==> flow/design.v <==
`timescale 1ns / 1ps
module black_cell(
    input  wire g_left, p_left,
    input  wire g_right, p_right,
    output wire g_out, p_out
);
    assign g_out = g_left | (p_left & g_right);
    assign p_out = p_left & p_right;
endmodule
module gray_cell(
    input  wire g_left, p_left,
    input  wire g_right,
    output wire g_out
);
    assign g_out = g_left | (p_left & g_right);
endmodule
module han_carlson_32(
    input  wire [31:0] a,
    input  wire [31:0] b,
    output wire [31:0] s,
    output wire        ca
);
    wire [31:0] g0, p0;
    assign g0 = a & b;
    assign p0 = a ^ b;
    wire [31:0] gg1, pp1;
    wire [31:0] gg2, pp2;
    wire [31:0] gg3, pp3;
    wire [31:0] gg4, pp4;
    wire [31:0] gg5, pp5;
    genvar i;
    generate
        for (i = 0; i < 32; i = i + 1) begin : STAGE1
            if (i >= 1) begin
                assign gg1[i] = g0[i] | (p0[i] & g0[i-1]);
                assign pp1[i] = p0[i] & p0[i-1];
            end else begin
                assign gg1[i] = g0[i];
                assign pp1[i] = p0[i];
            end
        end
    endgenerate
    generate
        for (i = 0; i < 32; i = i + 1) begin : STAGE2
            if (i >= 2) begin
                assign gg2[i] = gg1[i] | (pp1[i] & gg1[i-2]);
                assign pp2[i] = pp1[i] & pp1[i-2];
            end else begin
                assign gg2[i] = gg1[i];
                assign pp2[i] = pp1[i];
            end
        end
    endgenerate
    generate
        for (i = 0; i < 32; i = i + 1) begin : STAGE3
            if (i >= 4) begin
                assign gg3[i] = gg2[i] | (pp2[i] & gg2[i-4]);
                assign pp3[i] = pp2[i] & pp2[i-4];
            end else begin
                assign gg3[i] = gg2[i];
                assign pp3[i] = pp2[i];
            end
        end
    endgenerate
    generate
        for (i = 0; i < 32; i = i + 1) begin : STAGE4
            if (i >= 8) begin
                assign gg4[i] = gg3[i] | (pp3[i] & gg3[i-8]);
                assign pp4[i] = pp3[i] & pp3[i-8];
            end else begin
                assign gg4[i] = gg3[i];
                assign pp4[i] = pp3[i];
            end
        end
    endgenerate
    generate
        for (i = 0; i < 32; i = i + 1) begin : STAGE5
            if (i >= 16) begin
                assign gg5[i] = gg4[i] | (pp4[i] & gg4[i-16]);
                assign pp5[i] = pp4[i] & pp4[i-16];
            end else begin
                assign gg5[i] = gg4[i];
                assign pp5[i] = pp4[i];
            end
        end
    endgenerate
    wire [31:0] c;
    assign c[0] = 1'b0;
    generate
        for (i = 1; i < 32; i = i + 1) begin : CARRY_ASSIGN
            assign c[i] = gg5[i-1];
        end
    endgenerate
    assign ca = gg5[31];
    assign s = p0 ^ c;
endmodule
module full_adder(
    input a, b, c,
    output s, ca
);
    assign s  = a ^ b ^ c;
    assign ca = (a & b) | (b & c) | (c & a);
endmodule
module compressor_7to3(
    input  [31:0] a1, a2, a3, a4, a5, a6, a7,
    output [31:0] s,
    output [31:0] c1,   
    output [31:0] c2    
);
    genvar j;
    generate
        for (j = 0; j < 32; j = j + 1) begin
            wire s1, s2, s3, s4, d1, d2, d3, d4;
            full_adder f1 (.a(a1[j]), .b(a2[j]), .c(a3[j]), .s(s1), .ca(d1));
            full_adder f2 (.a(a4[j]), .b(a5[j]), .c(a6[j]), .s(s2), .ca(d2));
            full_adder f3 (.a(s1),   .b(s2),   .c(a7[j]),  .s(s3), .ca(d3));
            full_adder f4 (.a(d1),   .b(d2),   .c(d3),    .s(s4), .ca(d4));
            assign s[j]  = s3;
            assign c1[j] = s4;  
            assign c2[j] = d4;  
        end
    endgenerate
endmodule
module csa(
    input  [31:0] a, b, c,
    output [31:0] s,
    output [31:0] ca 
);
    assign s  = a ^ b ^ c;
    assign ca = ((a & b) | (b & c) | (c & a)) << 1;
endmodule
module Optimized_Wallace(
    input clk, rst,
    input [15:0] A, B,
    output reg [31:0] PRODUCT
);
    genvar i, j;
    wire [31:0] pp [0:15];
    generate
        for (i = 0; i < 16; i = i + 1) begin
            for (j = 0; j < 32; j = j + 1) begin
                if ((j >= i) && (j < i + 16))
                    assign pp[i][j] = A[j - i] & B[i];
                else
                    assign pp[i][j] = 1'b0;
            end
        end
    endgenerate
    wire [31:0] s0, s1_1, c0, c1, c0_2, c1_2, b0, b1, b0_2, b1_2;
     compressor_7to3 u1 (.a1(pp[0]), .a2(pp[1]), .a3(pp[2]), .a4(pp[3]), .a5(pp[4]), .a6(pp[5]), .a7(pp[6]), .s(s0), .c1(b0), .c2(b0_2));
     compressor_7to3 u2 (.a1(pp[7]), .a2(pp[8]), .a3(pp[9]), .a4(pp[10]), .a5(pp[11]), .a6(pp[12]), .a7(pp[13]), .s(s1_1), .c1(b1), .c2(b1_2));
   assign c0   = b0<<1;      
   assign c1   = b1<<1;      
   assign c0_2 = b0_2<<2;    
   assign c1_2 = b1_2<<2;   
    reg [31:0] r_s0, r_s1, r_c0, r_c1, r_c02, r_c12, r_pp14, r_pp15;
    always @(posedge clk or posedge rst) begin
        if (rst) begin
            r_s0 <= 0; r_s1 <= 0;
            r_c0 <= 0; r_c1 <= 0;
            r_c02 <= 0; r_c12 <= 0;
            r_pp14 <= 0; r_pp15 <= 0;
        end 
        else begin
            r_s0 <= s0; r_s1 <= s1_1;
            r_c0 <= c0; r_c1 <= c1;
            r_c02 <= c0_2; r_c12 <= c1_2;
            r_pp14 <= pp[14]; r_pp15 <= pp[15];
        end
    end
    wire [31:0] sum2, c1_s2, c2_s2, ca1, ca2;
    compressor_7to3 p1 (.a1(r_s0), .a2(r_s1), .a3(r_c0), .a4(r_c1), .a5(r_c02), .a6(r_c12), .a7(r_pp14), .s(sum2), .c1(c1_s2), .c2(c2_s2));
    assign ca1 = c1_s2<<1;     
    assign ca2 = c2_s2<<2;     
    reg [31:0] rsum2, rca1, rca2, rlt;
    always @(posedge clk or posedge rst) begin
        if (rst) begin
            rsum2 <= 0;
            rca1 <= 0;
            rca2 <= 0;
            rlt <= 0;
        end
        else begin
            rsum2 <= sum2;
            rca1 <= ca1;
            rca2 <= ca2;
            rlt <= r_pp15;
        end
    end
    wire [31:0] ps1, pca1, s, ca;
    csa q1 (.a(rsum2), .b(rca1), .c(rca2), .s(ps1), .ca(pca1));
    csa q2 (.a(rlt), .b(ps1), .c(pca1), .s(s), .ca(ca));
    reg [31:0] rsum, rcarry;
    always @(posedge clk or posedge rst) begin
        if (rst) begin
            rsum <= 0;
            rcarry <= 0;
        end 
        else begin
            rsum <= s;
            rcarry <= ca;
        end
    end
    wire [31:0] sum;
    wire carry;
    han_carlson_32 p2 (.a(rsum), .b(rcarry), .s(sum), .ca(carry));
    always @(posedge clk or posedge rst) begin
        if (rst)
            PRODUCT <= 0;
        else
            PRODUCT <= sum;
    end
endmodule
# Reports on Optimized_Wallace
# Tool output for the design above before and after an edit, in the order of the flow.
# Lines under "orig" count in the file above, lines under "edited" in the edited file.
# "delta": "edited" minus "orig" as printed here. "rel_change_pct": 100 x difference / "orig".
# Cell names lack the library's common part.
# The mark -- stands for no value.
# setup
design	Optimized_Wallace
clock_port	clk
library	sky130hd
corner	tt_025C_1v80

# Edit of the RTL
# The edit as a unified diff against the file above.
# A script made this edit. It changes what the design does and was not meant as an optimisation.
# begin of diff
@@ -194,12 +194,11 @@
     always @(posedge clk or posedge rst) begin
         if (rst) begin
-            rsum <= 0;
             rcarry <= 0;
         end 
         else begin
-            rsum <= s;
             rcarry <= ca;
         end
     end
+    always @(*) rsum = s;
     wire [31:0] sum;
     wire carry;
# end of diff

# Elaborated design
# Yosys after proc, flatten, opt, wreduce and memory -nomap, before mapping. Enables and synchronous resets that opt folds into registers are not counted as muxes. Memory bits, and registers merged into a memory's read port (data or address), are not among the register bits. Print and check cells are not counted. Equal cells are merged and count once.
# bits
element	orig	edited	delta	rel_change_pct
ff_bits	342	310	-32	-9.36
in_bits	34	34	0	0.00
output_inout_bits	32	32	0	0.00
wordCells	1869	1868	-1	-0.05
# op_classes
element	orig	edited	delta	rel_change_pct
bitwise	1854	1854	0	0.00
# ops
operator	orig	edited	delta	rel_change_pct
1-bit AND	1014	1014	0	0.00
1-bit bitwise OR	442	442	0	0.00
1-bit bitwise XOR	381	381	0	0.00
31-bit AND	4	4	0	0.00
31-bit bitwise OR	4	4	0	0.00
32-bit bitwise XOR	3	3	0	0.00
30-bit AND	1	1	0	0.00
30-bit by 31-bit AND with 31-bit output	1	1	0	0.00
31-bit by 30-bit AND with 31-bit output	1	1	0	0.00
30-bit bitwise XOR	1	1	0	0.00
30-bit by 31-bit bitwise XOR with 31-bit output	1	1	0	0.00
31-bit bitwise XOR	1	1	0	0.00

# Longest topological paths
# Longest topological path by Yosys (ltp), each cell counted once; first at word level (registers and memories cut), then after technology mapping (sequential cells cut; the memories' decode and read muxes count).
# depth
element	orig	edited	delta	rel_change_pct
ltp_word	11	15	4	36.36
abc_area	0	0	--	--
mapped_depth	10	12	2	20.00

# After synthesis
# The flow's flattened synthesis, as Yosys stat reports it; memories are mapped. The netlist is that of the ABC_AREA named above (0 if unset); the other value can give another one.
# types
type	orig	edited	delta	rel_change_pct
inv_1	205	289	84	40.98
nand2_1	68	130	62	91.18
and2_1	210	158	-52	-24.76
dfrtp_1	337	306	-31	-9.20
o21ai_1	3	8	5	166.67
o21bai_1	2	6	4	200.00
a21o_1	9	6	-3	-33.33
o21ai_0	5	8	3	60.00
nand2b_1	2	5	3	150.00
a211oi_1	1	4	3	300.00
buf_2	0	3	3	--
xnor2_1	14	12	-2	-14.29
xor2_1	7	5	-2	-28.57
o211ai_1	6	4	-2	-33.33
o21a_1	4	2	-2	-50.00
nor3_1	2	4	2	100.00
a211oi_2	0	2	2	--
nand3b_1	0	2	2	--
# The list need not be complete.
# synth_totals
element	orig	edited	delta	rel_change_pct
stdcells	1300	1379	79	6.08
mapped_area_um2	17199.0	16762.3	-436.7	-2.54
sequential_area_um2	8433.1	7657.3	-775.8	-9.20
ff_cells	337	306	-31	-9.20
n_buf	36	37	1	2.78
# By module: a second synthesis without flattening, with its own total; a netlist apart from the flattened one above.
# hier_totals
element	orig	edited	delta	rel_change_pct
cells_unflattened	1727	1695	-32	-1.85
area_unflattened_um2	25545.8	24745.0	-800.8	-3.13
# Each row is one instance without its submodules.
# by_module_orig
module	instances	n_cells	area_um2	seq_area_um2
(no name shown)	1	713	12490.7	10585.2
full_adder	384	1	20.0	0.0
compressor_7to3	3	96	720.7	0.0
han_carlson_32	1	274	1894.3	0.0
csa	2	34	655.6	0.0
# by_module_edited
module	instances	n_cells	area_um2	seq_area_um2
(no name shown)	1	681	11690.0	9784.4
full_adder	384	1	20.0	0.0
compressor_7to3	3	96	720.7	0.0
han_carlson_32	1	274	1894.3	0.0
csa	2	34	655.6	0.0

# Worst setup path after synthesis
# OpenSTA on the mapped netlist: ideal clock, no wires. The path of least setup slack (recovery checks aside). Input and output delay are each 20% of the period. Register names are those of the netlist, which keeps one name where synthesis merged equal registers.
# synth_path
element	orig	edited	delta	rel_change_pct
path_kind	input-to-reg	reg-to-reg	--	--
from	input port B[7]	register (no name shown)	--	--
to	register (no name shown)	register (no name shown)	--	--
clock_period_ps	3000	3000	0	0.00
setup_time_ps	136	101	-35	--
arrival_ps	2346	2952	606	25.83
required_time_ps	2864	2899	35	1.22
slack_ps	518	-53	-571	--
delay_ps	1882	3053	1171	62.22
stages	7	13	6	85.71
period_less_setup_slack_ps	2482	3053	571	23.01
# "delay_ps" = arrival - input delay + setup time.
# "stages" counts driving pins, that of a launching flip-flop among them; a cell with two outputs on the path counts twice.
# "period_less_setup_slack_ps" is the clock period less the worst setup slack; recovery checks do not enter. This is arithmetic on one report: input and output delays are still those of the set period (20% each).
# The rows between start and end are the longest chain of elaborated cells between them; the timing report does not say that the signal goes this way. Where chains are equally long, one stands for them.
# A line is the first line of the expression or statement that the cell stems from. Yosys adds cells for indexed reads and writes and turns some case tables into memories.
# synth_via_orig
path_cell_list	clkbuf_1 -> and2_1 -> fa_1 -> inv_1 -> fa_1 -> inv_1 -> fa_1
elab_chain_len	7
cells_between	13
cone_lines	3
# synth_lines_orig
element	line_no	rtl
start: declaration	134	input [15:0] A, B,
1-bit AND	143	assign pp[i][j] = A[j - i] & B[i];
1-bit bitwise XOR x2	101	assign s  = a ^ b ^ c;
1-bit AND	102	assign ca = (a & b) | (b & c) | (c & a);
1-bit bitwise OR x2	102
1-bit bitwise XOR	101
# synth_via_edited
path_cell_list	dfrtp_1 -> inv_1 -> fa_1 -> inv_1 -> fa_1 -> ha_1 -> buf_2 -> a21oi_1 -> o211ai_1 -> a221oi_2 -> nand2_1 -> or4bb_1 -> o311ai_2
elab_chain_len	13
cells_between	27
cone_lines	14
# synth_lines_edited
element	line_no	rtl
30-bit by 31-bit AND with 31-bit output	130	assign ca = ((a & b) | (b & c) | (c & a)) << 1;
31-bit bitwise OR x2	130
32-bit bitwise XOR	129	assign s  = a ^ b ^ c;
31-bit AND	24	assign g0 = a & b;
1-bit AND	35	assign gg1[i] = g0[i] | (p0[i] & g0[i-1]);
1-bit bitwise OR	35
1-bit bitwise OR	46	assign gg2[i] = gg1[i] | (pp1[i] & gg1[i-2]);
1-bit AND	57	assign gg3[i] = gg2[i] | (pp2[i] & gg2[i-4]);
1-bit bitwise OR	57
1-bit bitwise OR	68	assign gg4[i] = gg3[i] | (pp3[i] & gg3[i-8]);
1-bit bitwise OR	79	assign gg5[i] = gg4[i] | (pp4[i] & gg4[i-16]);
32-bit bitwise XOR	95	assign s = p0 ^ c;
end: assignment	208
end: assignment	210
end: declaration	135

# Timing after layout
# From the final timing report of each run of pair 1: the path of least setup slack in the routed layout; clock arrival at registers is part of the times.
# The report prints the path's times to 10 ps; the period is as set.
# layout_path
element	orig	edited	delta	rel_change_pct
path_kind	reg-to-reg	reg-to-reg	--	--
from	register rcarry[5]	register (no name shown)	--	--
to	register (no name shown)	register (no name shown)	--	--
clock_period_ps	2740	2740	0	0.00
setup_time_ps	120	90	-30	--
arrival_ps	2970	3480	510	17.17
required_time_ps	3140	3160	20	0.64
slack_ps	170	-320	-490	--
stages	12	11	-1	-8.33
# The rows between start and end are the longest chain of elaborated cells between them; the timing report does not say that the signal goes this way. Where chains are equally long, one stands for them.
# layout_via_orig
path_cell_list	dfrtp_1 -> ha_1 -> inv_1 -> fa_1 -> nand2b_1 -> a21oi_1 -> a211oi_2 -> o31ai_2 -> buf_4 -> a2111oi_1 -> o21bai_1 -> xor2_1
elab_chain_len	10
cells_between	15
cone_lines	10
# layout_lines_orig
element	line_no	rtl
start: declaration	193	reg [31:0] rsum, rcarry;
start: assignment	197	rcarry <= 0;
start: assignment	201	rcarry <= ca;
31-bit AND	24	assign g0 = a & b;
1-bit AND	35	assign gg1[i] = g0[i] | (p0[i] & g0[i-1]);
1-bit bitwise OR	35
1-bit bitwise OR	46	assign gg2[i] = gg1[i] | (pp1[i] & gg1[i-2]);
1-bit bitwise OR	57	assign gg3[i] = gg2[i] | (pp2[i] & gg2[i-4]);
1-bit AND	68	assign gg4[i] = gg3[i] | (pp3[i] & gg3[i-8]);
1-bit bitwise OR	68
1-bit AND	79	assign gg5[i] = gg4[i] | (pp4[i] & gg4[i-16]);
1-bit bitwise OR	79
32-bit bitwise XOR	95	assign s = p0 ^ c;
end: assignment	209
end: assignment	211
end: declaration	135
# layout_via_edited
path_cell_list	dfrtp_1 -> inv_2 -> fa_1 -> inv_2 -> fa_1 -> ha_4 -> nand4_1 -> or3_4 -> a211oi_4 -> nor2_2 -> o311ai_2
elab_chain_len	13
cells_between	24
cone_lines	14
# layout_lines_edited
element	line_no	rtl
30-bit by 31-bit AND with 31-bit output	130	assign ca = ((a & b) | (b & c) | (c & a)) << 1;
31-bit bitwise OR x2	130
32-bit bitwise XOR	129	assign s  = a ^ b ^ c;
32-bit bitwise XOR	25	assign p0 = a ^ b;
1-bit AND	35	assign gg1[i] = g0[i] | (p0[i] & g0[i-1]);
1-bit bitwise OR	35
1-bit bitwise OR	46	assign gg2[i] = gg1[i] | (pp1[i] & gg1[i-2]);
1-bit bitwise OR	57	assign gg3[i] = gg2[i] | (pp2[i] & gg2[i-4]);
1-bit AND	68	assign gg4[i] = gg3[i] | (pp3[i] & gg3[i-8]);
1-bit bitwise OR	68
1-bit bitwise OR	79	assign gg5[i] = gg4[i] | (pp4[i] & gg4[i-16]);
32-bit bitwise XOR	95	assign s = p0 ^ c;
end: assignment	208
end: assignment	210
end: declaration	135

# Flow runs
# Runs of the flow (Yosys, OpenROAD) on both versions; the two runs of a pair have the same settings. The constraints put input and output delay at 20% of the set period each and load the outputs with 0.01 pF.
# flow_settings_pair_1
CORE_UTILIZATION	40
period_ns	2.74
CAP_MARGIN	20
CORE_MARGIN	2
SLEW_MARGIN	20
# measured_pair_1
element	orig	edited	delta	rel_change_pct
synth_area_um2	17199.0	16762.3	-436.7	-2.54
design_die_area_um2	44673.0	43559.9	-1113.1	-2.49
cell_area_final_um2	20394.6	21284.2	889.6	4.36
final_util_pct	48.3	51.8	3.5	--
setup_worst_slack_ps	169	-317	-486	--
total_negative_slack_ps	0	-2187	-2187	--
hold_worst_slack_ps	347	335	-12	--
fin_power_mw	17.887	25.885	7.998	44.71
achieved_period_ps	2571	3057	486	18.90
# flow_settings_pair_2
CAP_MARGIN	15
CORE_ASPECT_RATIO	1.99
CORE_MARGIN	4
CORE_UTILIZATION	46
CTS_CLUSTER_DIAMETER	284
GPL_ROUTABILITY_DRIVEN	1
HOLD_SLACK_MARGIN	0.26
MAX_ROUTING_LAYER	met5
MIN_ROUTING_LAYER	met2
PLACE_DENSITY_LB_ADDON	0.29
TNS_END_PERCENT	5
period_ns	3.31
SLEW_MARGIN	20
# measured_pair_2
element	orig	edited	delta	rel_change_pct
synth_area_um2	17199.0	16762.3	-436.7	-2.54
design_die_area_um2	40731.3	39740.5	-990.8	-2.43
cell_area_final_um2	19940.4	19596.3	-344.1	-1.73
final_util_pct	54.2	54.5	0.3	--
setup_worst_slack_ps	538	107	-431	--
total_negative_slack_ps	0	0	0	--
hold_worst_slack_ps	344	350	6	--
fin_power_mw	14.702	17.252	2.550	17.34
achieved_period_ps	2772	3203	431	15.55
# "achieved_period_ps": clock period set for the run, less the worst setup slack. It is reckoned from that one timing run; input and output delays stay at 20% of the period that was set.
# By "fin_power_mw" is meant OpenSTA's value without simulated activity: inputs other than the clock are taken to toggle once in ten clock periods, and the tool carries that through the logic.
